==> flow/design.v <==
module rgst #(
    parameter w=8
)(
    input clk, rst_b, ld, clr, input [w-1:0] d, output reg [w-1:0] q
);
    always @ (posedge clk, negedge rst_b)
        if (!rst_b)                 q <= 0;
        else if (clr)               q <= 0;
        else if (ld)                q <= d;
endmodule
module mschdpath (
    input clk, rst_b,ld_merg,upd_mreg, input [511:0] blk, output [31:0] m0
);
    function [31:0] RtRot(input [31:0] x, input [4:0] p);
        reg [63:0] tmp; begin
        tmp = {x, x} >> p; RtRot = tmp[31:0];end
    endfunction
    function [31:0] Sgm0(input [31:0]x); begin
        Sgm0=RtRot(x,7)^RtRot(x,18)^(x>>3);end
    endfunction
    function [31:0] Sgm1(input [31:0]x); begin
        Sgm1=RtRot(x,17)^RtRot(x,19)^(x>>10);end
    endfunction
    function [31:0] Mux(input sel,input [31:0]d1,d0); begin
        Mux = (sel) ?  d1 : d0 ;end
    endfunction
    function [31:0] Word32(input [511:0]blk, input [3:0]idx); begin
        Word32 = blk[511-32*idx -:32];end
    endfunction
    wire [31:0] m[0:15];
    generate
        genvar k;
        for( k = 0; k < 16; k = k +1) begin:some_name
            if(k < 15)
                rgst #(.w(32)) i0(.clk(clk),.rst_b(rst_b),.clr(1'd0),.ld(upd_mreg),.d(Mux(ld_merg,Word32(blk,k),m[k+1])),.q(m[k]));
            else
                rgst #(.w(32)) i0(.clk(clk),.rst_b(rst_b),.clr(1'd0),.ld(upd_mreg),.d(Mux(ld_merg,Word32(blk,k),m[0] + Sgm0(m[1]) + m[9] + Sgm1(m[14]))),.q(m[k]));
        end
    endgenerate
    assign m0 = m[0];
endmodule
==> reports on mschdpath <==
== Reports on mschdpath ==
Tool output for the design above before and after an edit, in the order of the flow.
Lines under "unedited" count in the file above, lines under "edited" in the edited file.
"difference" is "edited" less "unedited", of the values as shown; "relative change" is that difference over "unedited", in percent.
Operators: Yosys type, input widths -> output width; for muxes data width and select width s.
Cell names lack the library's common part.
The mark n/a stands for no value.

* Top: mschdpath
* Clock input: clk
* Standard-cell library: sky130hd
* Library corner: tt_025C_1v80

== The edit ==
The edit as a unified diff against the file above.
This change comes from a script, not from a designer. The edited design behaves differently; no optimisation was intended.

<pre>
@@ -20,5 +20,5 @@
     endfunction
     function [31:0] Sgm1(input [31:0]x); begin
-        Sgm1=RtRot(x,17)^RtRot(x,19)^(x>>10);end
+        Sgm1=(RtRot(x,17)|RtRot(x,19))^(x>>10);end
     endfunction
     function [31:0] Mux(input sel,input [31:0]d1,d0); begin
</pre>

== Word-level counts ==
Counts by Yosys on the flattened word-level netlist (proc, flatten, opt, wreduce). Print and check cells are left out. Cells with the same type and inputs are merged into one.

{| class="wikitable"
|+ Storage and ports
! what !! unedited !! edited !! difference !! relative change (%)
|-
| output and inout port bits || 32 || 32 || 0 || 0.00
|-
| memories || 0 || 0 || 0 || n/a
|-
| word-level cells || 39 || 39 || 0 || 0.00
|-
| register bits || 512 || 512 || 0 || 0.00
|-
| memory bits (writable) || 0 || 0 || 0 || n/a
|-
| latch bits || 0 || 0 || 0 || n/a
|-
| word width x clocked read ports || 0 || 0 || 0 || n/a
|-
| input bits || 516 || 516 || 0 || 0.00
|-
| bits in read-only memories || 0 || 0 || 0 || n/a
|}

{| class="wikitable"
|+ Cells by class
! what !! unedited !! edited !! difference !! relative change (%)
|-
| multiplexer cells || 16 || 16 || 0 || 0.00
|-
| multipliers || 0 || 0 || 0 || n/a
|-
| shift operators || 0 || 0 || 0 || n/a
|-
| $add $sub $neg || 3 || 3 || 0 || 0.00
|-
| equal/unequal tests || 0 || 0 || 0 || n/a
|-
| reductions and logical operators || 0 || 0 || 0 || n/a
|-
| bitwise operators || 4 || 4 || 0 || 0.00
|-
| divide/modulo/power cells || 0 || 0 || 0 || n/a
|-
| magnitude comparators || 0 || 0 || 0 || n/a
|}

{| class="wikitable"
|+ Operators with widths
! kind !! unedited !! edited !! difference !! relative change (%)
|-
| $xor 32x32->32 || 2 || 1 || -1 || -50.00
|-
| $or 32x32->32 || 0 || 1 || +1 || n/a
|}

Operator kinds equal on both sides are left out: 4.

== Logic depth ==
Depth = most cells in a row (Yosys ltp): at word level without a register or memory, in the mapped netlist without a sequential cell, where the memories' decode and read muxes count.

{| class="wikitable"
|+ Logic depth
! what !! unedited !! edited !! difference !! relative change (%)
|-
| depth in word-level cells || 6 || 6 || 0 || 0.00
|-
| ABC_AREA || 0 || 0 || n/a || n/a
|-
| depth in mapped cells || 18 || 18 || 0 || 0.00
|-
| gate-level depth less buffers || 17 || 17 || 0 || 0.00
|}

== Synthesis result ==
Source: synth_stat.txt of the flow (Yosys; design flattened, memories mapped). It holds for the ABC_AREA given above (unset counts as 0); a run with the other value may have another netlist.

{| class="wikitable"
|+ Mapped netlist
! what !! unedited !! edited !! difference !! relative change (%)
|-
| synthesis area (mm2) || 0.0277804 || 0.0274263 || -0.0003541 || -1.27
|-
| flip-flop cells || 512 || 512 || 0 || 0.00
|-
| sequential area (mm2) || 0.0128123 || 0.0128123 || 0.0000000 || 0.00
|-
| buffers || 231 || 209 || -22 || -9.52
|-
| cell count || 2848 || 2814 || -34 || -1.19
|}

{| class="wikitable"
|+ Cell types
! type !! unedited !! edited !! difference !! relative change (%)
|-
| xnor2_1 || 124 || 95 || -29 || -23.39
|-
| nor2_1 || 521 || 545 || +24 || +4.61
|-
| buf_1 || 54 || 43 || -11 || -20.37
|-
| nand2_1 || 32 || 42 || +10 || +31.25
|-
| or2_2 || 0 || 10 || +10 || n/a
|-
| o21ai_1 || 11 || 2 || -9 || -81.82
|-
| a21o_1 || 18 || 11 || -7 || -38.89
|-
| o21a_1 || 5 || 12 || +7 || +140.00
|-
| clkbuf_1 || 171 || 165 || -6 || -3.51
|-
| nand4_1 || 8 || 2 || -6 || -75.00
|-
| buf_2 || 6 || 1 || -5 || -83.33
|-
| nand3_1 || 14 || 10 || -4 || -28.57
|-
| a31oi_1 || 5 || 9 || +4 || +80.00
|-
| o21bai_1 || 5 || 1 || -4 || -80.00
|-
| xor2_1 || 21 || 18 || -3 || -14.29
|-
| o21ai_0 || 17 || 20 || +3 || +17.65
|-
| o221ai_1 || 9 || 6 || -3 || -33.33
|-
| nand2b_1 || 5 || 2 || -3 || -60.00
|}

Cell types equal on both sides are left out: 8.
Not every row of either side is listed.
The figures by module come from a second, unflattened synthesis with its own total; it is not the netlist above.

{| class="wikitable"
|+ Second synthesis, totals
! what !! unedited !! edited !! difference !! relative change (%)
|-
| cells (unflattened synthesis) || 2853 || 2861 || +8 || +0.28
|-
| area (unflattened synthesis) (mm2) || 0.0316003 || 0.0315052 || -0.0000951 || -0.30
|}

Rows give one instance, submodules left out.

{| class="wikitable"
|+ By module, unedited
! module !! cells !! instances !! area (mm2) !! sequential area (mm2)
|-
| rgst (w=32) || 103 || 16 || 0.0013238 || 0.0008008
|-
| mschdpath || 1205 || 1 || 0.01042 || 0
|}

{| class="wikitable"
|+ By module, edited
! module !! cells !! instances !! area (mm2) !! sequential area (mm2)
|-
| rgst (w=32) || 103 || 16 || 0.0013238 || 0.0008008
|-
| mschdpath || 1213 || 1 || 0.0103249 || 0
|}

== Worst setup path after synthesis ==
Path of least setup slack by OpenSTA after synthesis, without wires, with an ideal clock, recovery checks aside; 20% of the period is set as input and as output delay. Where synthesis merged equal registers, the netlist keeps one of their names.

{| class="wikitable"
|+ Timing path post-synthesis
! what !! unedited !! edited !! difference !! relative change (%)
|-
| path type || register to register || register to register || n/a || n/a
|-
| start point || register some_name[14].genblk1.i0.q[20] || register some_name[1].genblk1.i0.q[4] || n/a || n/a
|-
| end point || register some_name[15].genblk1.i0.q[27] || register some_name[15].genblk1.i0.q[31] || n/a || n/a
|-
| path buffers || 1 || 1 || 0 || 0.00
|-
| slack (ns) || 0.636 || 0.518 || -0.118 || n/a
|-
| arrival (ns) || 3.741 || 3.901 || +0.160 || +4.28
|-
| path delay (ns) || 3.864 || 3.983 || +0.119 || +3.08
|-
| clock period (ns) || 4.5 || 4.5 || 0.0 || 0.00
|-
| stages on the path || 19 || 19 || 0 || 0.00
|-
| data required time (ns) || 4.377 || 4.418 || +0.041 || +0.94
|-
| launch time at the first pin (ns) || 0.000 || 0.000 || 0.000 || n/a
|-
| library setup time (ns) || 0.123 || 0.082 || -0.041 || n/a
|-
| period reached after synthesis (ns) || 3.864 || 3.982 || +0.118 || +3.05
|}

"path delay" is the arrival time less input delay plus setup time.
"stages on the path": output pins that drive a net of the path, with the launching flip-flop's if there is one; two outputs of one cell count as two.
"period reached after synthesis" is the clock period less the worst setup slack; recovery checks do not enter. This is arithmetic on one report: input and output delays are still those of the set period (20% each).
Between the ends stands the longest chain of elaborated cells between them, by number of cells; it is not shown to be the way that was timed. Of several equally long chains one is given.
A line is the first line of the expression or statement that the cell stems from. Yosys adds cells for indexed reads and writes and turns some case tables into memories.
A register here has more assigning lines than the two given.

Between the ends, post-synthesis, unedited:
* Cells stage by stage: dfrtp_1 > clkbuf_1 > xnor2_1 > xnor2_1 > fa_1 > inv_1 > fa_1 > inv_1 > ha_1 > inv_1 > fa_1 > nor2b_4 > o2111ai_1 > a21oi_2 > nor2_1 > o311ai_4 > a21boi_1 > xnor2_1 > o221a_1
* Length of the longest elaborated chain: 4
* Elaborated cells on any way between the ends: 4
* Source lines of those cells: 3
* Those cells by class: add/sub (1); mux (1); logic (2)

{| class="wikitable"
|+ Ends and longest elaborated chain, post-synthesis, unedited
! what !! RTL line !! text
|-
| from (decl) || 4 || <nowiki>input clk, rst_b, ld, clr, input [w-1:0] d, output reg [w-1:0] q</nowiki>
|-
| from (assign) || 7 || <nowiki>if (!rst_b)                 q <= 0;</nowiki>
|-
| from (assign) || 9 || <nowiki>else if (ld)                q <= d;</nowiki>
|-
| $xor 32x32->32 || 22 || <nowiki>Sgm1=RtRot(x,17)^RtRot(x,19)^(x>>10);end</nowiki>
|-
| $xor 32x22->32 || 22 ||
|-
| $add 32x32->32 || 37 || <nowiki>rgst #(.w(32)) i0(.clk(clk),.rst_b(rst_b),.clr(1'd0),.ld(upd_mreg),.d(Mux(ld_merg,Word32(blk,k),m[0] + Sgm0(m[ ...</nowiki>
|-
| $mux 32 || 25 || <nowiki>Mux = (sel) ?  d1 : d0 ;end</nowiki>
|-
| to (assign) || 8 || <nowiki>else if (clr)               q <= 0;</nowiki>
|-
| to (assign) || 9 ||
|-
| to (decl) || 4 ||
|}

Between the ends, post-synthesis, edited:
* Cells stage by stage: dfrtp_1 > clkbuf_1 > xnor2_1 > xnor2_1 > fa_1 > inv_1 > fa_1 > inv_1 > ha_1 > inv_1 > fa_1 > nand2b_1 > a21oi_1 > o311ai_0 > a31oi_1 > o21ai_1 > nor3_1 > mux2_2 > a31oi_1
* Length of the longest elaborated chain: 6
* Elaborated cells on any way between the ends: 6
* Source lines of those cells: 3
* Those cells by class: add/sub (3); mux (1); logic (2)

{| class="wikitable"
|+ Ends and longest elaborated chain, post-synthesis, edited
! what !! RTL line !! text
|-
| from (decl) || 4 || <nowiki>input clk, rst_b, ld, clr, input [w-1:0] d, output reg [w-1:0] q</nowiki>
|-
| from (assign) || 7 || <nowiki>if (!rst_b)                 q <= 0;</nowiki>
|-
| from (assign) || 9 || <nowiki>else if (ld)                q <= d;</nowiki>
|-
| $xor 32x32->32 || 19 || <nowiki>Sgm0=RtRot(x,7)^RtRot(x,18)^(x>>3);end</nowiki>
|-
| $xor 32x29->32 || 19 ||
|-
| $add 32x32->32 x3 || 37 || <nowiki>rgst #(.w(32)) i0(.clk(clk),.rst_b(rst_b),.clr(1'd0),.ld(upd_mreg),.d(Mux(ld_merg,Word32(blk,k),m[0] + Sgm0(m[ ...</nowiki>
|-
| $mux 32 || 25 || <nowiki>Mux = (sel) ?  d1 : d0 ;end</nowiki>
|-
| to (assign) || 8 || <nowiki>else if (clr)               q <= 0;</nowiki>
|-
| to (assign) || 9 ||
|-
| to (decl) || 4 ||
|}

== Path in the finished layout ==
Path of least setup slack in the final report of each run of pair 1 (OpenROAD, finished layout, wires in). Where an end is a register, its clock arrival counts in the times.

{| class="wikitable"
|+ Timing path post-layout
! what !! unedited !! edited !! difference !! relative change (%)
|-
| path type || register to register || register to register || n/a || n/a
|-
| start point || register some_name[1].genblk1.i0.q[15] || register some_name[14].genblk1.i0.q[20] || n/a || n/a
|-
| end point || register some_name[15].genblk1.i0.q[31] || register some_name[15].genblk1.i0.q[31] || n/a || n/a
|-
| arrival (ns) || 4.76 || 4.77 || +0.01 || +0.21
|-
| launch time at the first pin (ns) || 0.64 || 0.61 || -0.03 || -4.69
|-
| data required time (ns) || 4.89 || 4.94 || +0.05 || +1.02
|-
| clock period (ns) || 4.42 || 4.42 || 0.00 || 0.00
|-
| path buffers || 0 || 2 || +2 || n/a
|-
| stages on the path || 15 || 20 || +5 || +33.33
|-
| library setup time (ns) || 0.15 || 0.07 || -0.08 || n/a
|-
| slack (ns) || 0.12 || 0.18 || +0.06 || n/a
|}

Between the ends stands the longest chain of elaborated cells between them, by number of cells; it is not shown to be the way that was timed. Of several equally long chains one is given.
A register here has more assigning lines than the two given.

Between the ends, post-layout, unedited:
* Cells stage by stage: dfrtp_1 > xnor2_1 > xnor2_1 > fa_1 > inv_1 > fa_1 > inv_1 > ha_1 > a21oi_1 > o21ai_0 > a41oi_1 > o311ai_4 > a21oi_1 > xnor2_1 > o221ai_1
* Length of the longest elaborated chain: 6
* Elaborated cells on any way between the ends: 6
* Source lines of those cells: 3
* Those cells by class: add/sub (3); mux (1); logic (2)

{| class="wikitable"
|+ Ends and longest elaborated chain, post-layout, unedited
! what !! RTL line !! text
|-
| from (decl) || 4 || <nowiki>input clk, rst_b, ld, clr, input [w-1:0] d, output reg [w-1:0] q</nowiki>
|-
| from (assign) || 7 || <nowiki>if (!rst_b)                 q <= 0;</nowiki>
|-
| from (assign) || 9 || <nowiki>else if (ld)                q <= d;</nowiki>
|-
| $xor 32x32->32 || 19 || <nowiki>Sgm0=RtRot(x,7)^RtRot(x,18)^(x>>3);end</nowiki>
|-
| $xor 32x29->32 || 19 ||
|-
| $add 32x32->32 x3 || 37 || <nowiki>rgst #(.w(32)) i0(.clk(clk),.rst_b(rst_b),.clr(1'd0),.ld(upd_mreg),.d(Mux(ld_merg,Word32(blk,k),m[0] + Sgm0(m[ ...</nowiki>
|-
| $mux 32 || 25 || <nowiki>Mux = (sel) ?  d1 : d0 ;end</nowiki>
|-
| to (assign) || 8 || <nowiki>else if (clr)               q <= 0;</nowiki>
|-
| to (assign) || 9 ||
|-
| to (decl) || 4 ||
|}

Between the ends, post-layout, edited:
* Cells stage by stage: dfrtp_1 > nor2_2 > xnor2_1 > buf_4 > fa_1 > inv_1 > fa_1 > inv_1 > ha_2 > inv_1 > fa_2 > nand2b_4 > a21oi_1 > buf_4 > o311ai_1 > a31oi_1 > o21ai_2 > nor3_2 > mux2_2 > a31oi_1
* Length of the longest elaborated chain: 4
* Elaborated cells on any way between the ends: 4
* Source lines of those cells: 3
* Those cells by class: add/sub (1); mux (1); logic (2)

{| class="wikitable"
|+ Ends and longest elaborated chain, post-layout, edited
! what !! RTL line !! text
|-
| from (decl) || 4 || <nowiki>input clk, rst_b, ld, clr, input [w-1:0] d, output reg [w-1:0] q</nowiki>
|-
| from (assign) || 7 || <nowiki>if (!rst_b)                 q <= 0;</nowiki>
|-
| from (assign) || 9 || <nowiki>else if (ld)                q <= d;</nowiki>
|-
| $or 32x32->32 || 22 || <nowiki>Sgm1=(RtRot(x,17)|RtRot(x,19))^(x>>10);end</nowiki>
|-
| $xor 32x22->32 || 22 ||
|-
| $add 32x32->32 || 37 || <nowiki>rgst #(.w(32)) i0(.clk(clk),.rst_b(rst_b),.clr(1'd0),.ld(upd_mreg),.d(Mux(ld_merg,Word32(blk,k),m[0] + Sgm0(m[ ...</nowiki>
|-
| $mux 32 || 25 || <nowiki>Mux = (sel) ?  d1 : d0 ;end</nowiki>
|-
| to (assign) || 8 || <nowiki>else if (clr)               q <= 0;</nowiki>
|-
| to (assign) || 9 ||
|-
| to (decl) || 4 ||
|}

== Layout results ==
Both versions went through the flow (Yosys, OpenROAD) with the same settings in each pair. Constraints: input delay and output delay 20% of the set period each, output load 0.01 pF.

Flow settings, pair 1:
* CORE_UTILIZATION: 40
* period_ns: 4.42
* CAP_MARGIN: 20
* CORE_MARGIN: 2
* SLEW_MARGIN: 20

{| class="wikitable"
|+ Measured results, pair 1
! what !! unedited !! edited !! difference !! relative change (%)
|-
| utilization after layout (%) || 53.2 || 52.9 || -0.3 || n/a
|-
| reached clock period (ns) || 4.298 || 4.242 || -0.056 || -1.30
|-
| cell area after synthesis (mm2) || 0.0277804 || 0.0274263 || -0.0003541 || -1.27
|-
| die footprint (mm2) || 0.071575 || 0.0706762 || -0.0008988 || -1.26
|-
| setup total negative slack (ns) || 0.000 || 0.000 || 0.000 || n/a
|-
| worst slack on setup checks (ns) || 0.122 || 0.178 || +0.056 || n/a
|}

Flow settings, pair 2:
* ABC_AREA: 0
* CELL_PAD_IN_SITES_GLOBAL_PLACEMENT: 0
* CORE_ASPECT_RATIO: 1.56
* CORE_UTILIZATION: 40
* CTS_CLUSTER_SIZE: 25
* PLACE_DENSITY_LB_ADDON: 0.01
* SETUP_SLACK_MARGIN: 0.47
* SLEW_MARGIN: 30
* TNS_END_PERCENT: 60
* period_ns: 5.22
* CAP_MARGIN: 20
* CORE_MARGIN: 2

{| class="wikitable"
|+ Measured results, pair 2
! what !! unedited !! edited !! difference !! relative change (%)
|-
| utilization after layout (%) || 52.4 || 52.5 || +0.1 || n/a
|-
| reached clock period (ns) || 4.443 || 4.548 || +0.105 || +2.36
|-
| cell area after synthesis (mm2) || 0.0277804 || 0.0274263 || -0.0003541 || -1.27
|-
| die footprint (mm2) || 0.0716267 || 0.0707288 || -0.0008979 || -1.25
|-
| setup total negative slack (ns) || 0.000 || 0.000 || 0.000 || n/a
|-
| worst slack on setup checks (ns) || 0.777 || 0.672 || -0.105 || n/a
|}

"reached clock period" means the clock period less the worst setup slack. The figure is calculated, with input and output delays left at 20% of the set period.
